==> flow/design.v <==
module decode(
	clk		,
	rst_n		,
	data_in	,
	data_out	
	);
	input clk;
	input rst_n;
	input [1:0] data_in;	 
	output reg data_out;
	wire [1:0] dis_00,dis_01,dis_10,dis_11;
	wire [31:0] add_1,add_2,add_3,add_4,add_5,add_6,add_7,add_8;
	reg [9:0]	path_s0,path_s1,path_s2,path_s3;   
	reg [31:0]	dis_s0,dis_s1,dis_s2,dis_s3;
	reg [19:0]count_clear;
	assign dis_00=data_in[1]+data_in[0];
	assign dis_01=data_in[1]+(data_in[0]^1'b1);
	assign dis_10=(data_in[1]^1'b1)+data_in[0];
	assign dis_11=(data_in[1]^1'b1)+(data_in[0]^1'b1);
	always @(posedge clk or negedge rst_n)
		if (rst_n==1'b0)
			count_clear<=20'b0;
		else if (count_clear>=20'd50000)
			count_clear<=20'b0;
		else
			count_clear<=count_clear+1'b1;
	assign add_1=dis_00+dis_s0;  
	assign add_2=dis_11+dis_s2;
	always @(posedge clk or negedge rst_n)
	begin
		if (rst_n==1'b0) 
			begin
				path_s0=10'b0;
				dis_s0=32'b0;
			end
		else if (count_clear==20'd50000)
			begin
				path_s0=10'b0;
				dis_s0=32'b0;
			end
		else if (add_1<=add_2)
			begin
				path_s0<={path_s0[8:0],1'b0};
				dis_s0<=add_1;
			end
		else 
			begin
				path_s0<={path_s2[8:0],1'b0};
				dis_s0<=add_2;
			end
	end
	assign add_3=dis_11+dis_s0;
	assign add_4=dis_00+dis_s2;
	always @(posedge clk or negedge rst_n)
	begin
		if (rst_n==1'b0) 
			begin
				path_s1=10'b0;
				dis_s1=32'b0;
			end
		else if (count_clear==20'd50000)
			begin
				path_s1=10'b0;
				dis_s1=32'b0;
			end
		else if (add_3<=add_4)
			begin
				path_s1<={path_s0[8:0],1'b1};
				dis_s1<=add_3;
			end
		else 
			begin
				path_s1<={path_s2[8:0],1'b1};
				dis_s1<=add_4;
			end
	end
	assign add_5=dis_01+dis_s1;
	assign add_6=dis_10+dis_s3;
	always @(posedge clk or negedge rst_n)
	begin
		if (rst_n==1'b0)
			begin
				path_s2=10'b0;
				dis_s2=32'b0;
			end
		else if (count_clear==20'd50000)
			begin
				path_s2=10'b0;
				dis_s2=32'b0;
			end
		else if (add_5<=add_6)
			begin
				path_s2<={path_s1[8:0],1'b0};
				dis_s2<=add_5;
			end
		else 
			begin
				path_s2<={path_s3[8:0],1'b0};
				dis_s2<=add_6;
			end
	end
	assign add_7=dis_10+dis_s1;
	assign add_8=dis_01+dis_s3;
	always @(posedge clk or negedge rst_n)
	begin
		if (rst_n==1'b0)
			begin
				path_s3=10'b0;
				dis_s3=32'b0;
			end
		else if (count_clear==20'd50000)
			begin
				path_s3=10'b0;
				dis_s3=32'b0;
			end
		else if (add_7<add_8)
			begin
				path_s3<={path_s1[8:0],1'b1};
				dis_s3<=add_7;
			end
		else 
			begin
				path_s3<={path_s3[8:0],1'b1};
				dis_s3<=add_8;
			end
	end
	always @(*)
	begin
		if ((dis_s0<=dis_s1)&&(dis_s0<=dis_s2)&&(dis_s0<=dis_s3))
			data_out<=path_s0[9];
		else if ((dis_s1<=dis_s0)&&(dis_s1<=dis_s2)&&(dis_s1<=dis_s3))
			data_out<=path_s1[9];
		else if ((dis_s2<=dis_s0)&&(dis_s2<=dis_s1)&&(dis_s2<=dis_s3))
			data_out<=path_s2[9];
		else  data_out<=path_s3[9];
	end
endmodule
* Tool chain data of decode *
What the tools print for decode, step after step.
Line numbers count from 1 in the design file above.
Not given: n/a

design
  top = decode
  clock input = clk
  standard-cell library = sky130hd
  timing corner = tt_025C_1v80

* Word-level counts *
Yosys after proc, flatten, opt, wreduce and memory -nomap, before mapping. Enables and synchronous resets that opt folds into registers are not counted as muxes. Memory bits, and registers merged into a memory's read port (data or address), are not among the register bits. Print and check cells are not counted. Equal cells are merged and count once.

bit counts
  register bits = 188
  output and inout port bits = 1
  elaborated cells = 65

operators by class
  add/sub/neg operators = 13
  magnitude comparators = 14
  eq/ne operators = 1
  multiplexer cells = 20
  bitwise logic cells = 2
  reductions and logical operators = 6

operators by type and width
  cell                                                    number
  less-or-equal comparator 32 bit                         12
  adder 2 x 32 -> 32 bit                                  8
  2-to-1 mux 32 bit                                       8
  2-to-1 mux 10 bit                                       8
  < comparator 32 bit                                     1
  adder 20 x 1 -> 20 bit (second input constant)          1
  >= comparator 20 x 16 -> 1 bit (second input constant)  1
  equality test 20 x 16 -> 1 bit (second input constant)  1
  2-to-1 mux 20 bit                                       1
  adder 1 x 1 -> 2 bit                                    4
  logical AND 1 bit                                       6
  2-to-1 mux 1 bit                                        3
  NOT 1 bit                                               2

* Logic depth *
Longest topological path by Yosys (ltp), each cell counted once; first at word level (registers and memories cut), then after technology mapping (sequential cells cut; the memories' decode and read muxes count).

depth
  depth in word-level cells = 6
  ABC_AREA = 0
  gate-level depth with buffers = 23

* Synthesis result *
The flow's flattened synthesis, as Yosys stat reports it; memories are mapped. The netlist is that of the ABC_AREA named above (0 if unset); the other value can give another one.

mapped netlist
  standard cells after synthesis = 2293
  chip area (Yosys) = 0.0193961 mm^2
  sequential area = 0.0045544 mm^2
  flip-flops = 182

cell types
  type                       number  total area (um^2)
  sky130_fd_sc_hd__dfrtp_1   182     4.55E+03
  sky130_fd_sc_hd__ha_1      338     4.23E+03
  sky130_fd_sc_hd__xnor2_1   212     1.86E+03
  sky130_fd_sc_hd__a211oi_1  119     893.357
  sky130_fd_sc_hd__nand2_1   203     761.981
  sky130_fd_sc_hd__nor3_1    136     680.653
  sky130_fd_sc_hd__nand4_1   102     638.112
  sky130_fd_sc_hd__a21oi_1   124     620.595
  sky130_fd_sc_hd__nor2_1    138     517.997
  sky130_fd_sc_hd__inv_1     121     454.186
  sky130_fd_sc_hd__a21o_1    58      435.418
  sky130_fd_sc_hd__nand3_1   87      435.418
  sky130_fd_sc_hd__xor2_1    45      394.128
  sky130_fd_sc_hd__mux2i_1   35      350.336
  sky130_fd_sc_hd__nor4_1    56      350.336
  sky130_fd_sc_hd__o21ai_0   49      245.235
  sky130_fd_sc_hd__clkbuf_1  64      240.23
  sky130_fd_sc_hd__and4_1    19      166.41

Not listed: further types 55, cells in them 205.

* Worst setup path after synthesis *
Source: OpenSTA report_checks on the synthesized netlist (no wires, ideal clock, input and output delay 20% of the period each), path of least setup slack; recovery checks are left aside. Register names are those of the netlist, which keeps one name where synthesis merged equal registers.

timing after synthesis
  kind = input-to-reg
  start point = in data_in[0]
  end point = reg dis_s2[22]
  clock period = 6.0 ns
  input delay = 1.200 ns
  library setup time = 0.094 ns
  launch time at the first pin = 1.200 ns
  arrival time = 5.434 ns
  slack = 0.472 ns
  path delay = 4.328 ns
  stages on the path = 20
  period reached after synthesis = 5.528 ns

"path delay" = arrival - input delay + setup time.
"stages on the path": output pins that drive a net of the path, with the launching flip-flop's if there is one; two outputs of one cell count as two.
"period reached after synthesis" = period - worst setup slack (recovery checks aside). The figure is calculated, with input and output delays left at 20% of the set period.
The rows between start and end are the longest chain of elaborated cells between them; the timing report does not say that the signal goes this way. Where chains are equally long, one stands for them.
Each line given opens the expression or statement behind the cell; cells for indexed reads and writes are added by Yosys, which also makes memories of some case tables.
At most two assigning lines are given for a register; there are more.

on the way, after synthesis
  cells stage by stage = sky130_fd_sc_hd__inv_1 -> sky130_fd_sc_hd__ha_1 -> sky130_fd_sc_hd__inv_1 -> sky130_fd_sc_hd__ha_1 -> sky130_fd_sc_hd__ha_1 -> sky130_fd_sc_hd__a21oi_1 -> sky130_fd_sc_hd__or2_2 -> sky130_fd_sc_hd__clkbuf_1 -> sky130_fd_sc_hd__nor4b_1 -> sky130_fd_sc_hd__nand4_1 -> sky130_fd_sc_hd__xnor2_1 -> sky130_fd_sc_hd__ha_1 -> sky130_fd_sc_hd__nand4_1 -> sky130_fd_sc_hd__nor4_1 -> sky130_fd_sc_hd__nand3_1 -> sky130_fd_sc_hd__nand2_1 -> sky130_fd_sc_hd__o21a_1 -> sky130_fd_sc_hd__nand2_1 -> sky130_fd_sc_hd__clkbuf_1 -> sky130_fd_sc_hd__a211oi_1
  length of the longest elaborated chain = 6
  elaborated cells on any way between the ends = 8
  those cells by class = 4 x add/sub; 1 x compare; 2 x mux; 1 x logic

RTL lines, path after synthesis
  what                             line  source
  from (decl)                      9     input [1:0] data_in;
  NOT 1 bit                        n/a
  adder 1 x 1 -> 2 bit             17    assign dis_01=data_in[1]+(data_in[0]^1'b1);
  adder 2 x 32 -> 32 bit           77    assign add_5=dis_01+dis_s1;
  less-or-equal comparator 32 bit  91    else if (add_5<=add_6)
  2-to-1 mux 32 bit                91
  2-to-1 mux 32 bit                86    else if (count_clear==20'd50000)
  to (assign)                      94    dis_s2<=add_5;
  to (assign)                      99    dis_s2<=add_6;
  to (decl)                        14    reg [31:0] dis_s0,dis_s1,dis_s2,dis_s3;

* Worst path after layout *
Path of least setup slack in the final report of entry A (OpenROAD, finished layout, wires in). Where an end is a register, its clock arrival counts in the times.

timing after layout
  kind = input-to-reg
  start point = in data_in[0]
  end point = reg dis_s2[6]
  clock period = 6.0 ns
  input delay = 1.20 ns
  library setup time = 0.10 ns
  launch time at the first pin = 1.20 ns
  arrival time = 6.16 ns
  slack = 0.25 ns
  stages on the path = 22

The rows between start and end are the longest chain of elaborated cells between them; the timing report does not say that the signal goes this way. Where chains are equally long, one stands for them.
At most two assigning lines are given for a register; there are more.

on the way, after layout
  cells stage by stage = sky130_fd_sc_hd__clkdlybuf4s50_1 -> sky130_fd_sc_hd__inv_1 -> sky130_fd_sc_hd__ha_1 -> sky130_fd_sc_hd__inv_1 -> sky130_fd_sc_hd__ha_1 -> sky130_fd_sc_hd__buf_4 -> sky130_fd_sc_hd__ha_1 -> sky130_fd_sc_hd__a21oi_1 -> sky130_fd_sc_hd__nor3_1 -> sky130_fd_sc_hd__nand3_1 -> sky130_fd_sc_hd__xnor2_2 -> sky130_fd_sc_hd__ha_1 -> sky130_fd_sc_hd__nand4_1 -> sky130_fd_sc_hd__nor4_2 -> sky130_fd_sc_hd__buf_4 -> sky130_fd_sc_hd__nand3_2 -> sky130_fd_sc_hd__nand2_1 -> sky130_fd_sc_hd__o21a_1 -> sky130_fd_sc_hd__nand2_1 -> sky130_fd_sc_hd__buf_12 -> sky130_fd_sc_hd__buf_12 -> sky130_fd_sc_hd__a211oi_1
  length of the longest elaborated chain = 6
  elaborated cells on any way between the ends = 8
  those cells by class = 4 x add/sub; 1 x compare; 2 x mux; 1 x logic

RTL lines, path after layout
  what                             line  source
  from (decl)                      9     input [1:0] data_in;
  NOT 1 bit                        n/a
  adder 1 x 1 -> 2 bit             17    assign dis_01=data_in[1]+(data_in[0]^1'b1);
  adder 2 x 32 -> 32 bit           77    assign add_5=dis_01+dis_s1;
  less-or-equal comparator 32 bit  91    else if (add_5<=add_6)
  2-to-1 mux 32 bit                91
  2-to-1 mux 32 bit                86    else if (count_clear==20'd50000)
  to (assign)                      94    dis_s2<=add_5;
  to (assign)                      99    dis_s2<=add_6;
  to (decl)                        14    reg [31:0] dis_s0,dis_s1,dis_s2,dis_s3;

Appendix: measured runs

Flow measurements of decode on sky130hd: 3 stored runs with different settings, listed in no order. Input and output delays are each 20% of the period that was set; the output load is 0.01 pF.
"clock period achieved" is the run's clock period less its worst setup slack. It is reckoned from that one timing run; input and output delays stay at 20% of the period that was set.
By "worst path time" is meant the share of the clock period that the worst setup path is allowed (20% is reserved at inputs, 20% at outputs), minus its slack. Clock arrival times at its registers enter into it.
Settings: - = not set for that run.

setting or result                        entry A       entry B       entry C
CORE_UTILIZATION                         40            40            40
CTS_CLUSTER_DIAMETER                     180           195           -
PLACE_DENSITY                            0.6           -             0.6
SLEW_MARGIN                              5             20            20
period_ns                                6.0           6.0           5.89
CAP_MARGIN                               20            20            20
CORE_MARGIN                              2             7             2
HOLD_SLACK_MARGIN                        -             0.18          -
standard-cell area after routing (mm^2)  0.0222526     0.0220587     0.0224403
synthesized cell area (mm^2)             0.0193961     0.0193961     0.0193961
die size (mm^2)                          0.0502679     0.054852      0.0502679
post-route worst hold slack (ns)         0.464         0.471         0.457
worst path time (ns)                     4.55          4.57          4.50
worst path kind                          input-to-reg  input-to-reg  input-to-reg
setup slack of the critical path (ns)    0.253         0.226         0.214
final setup TNS (ns)                     0.000         0.000         0.000
clock period achieved (ns)               5.747         5.774         5.676
final design utilization (%)             46.5          46.2          46.9
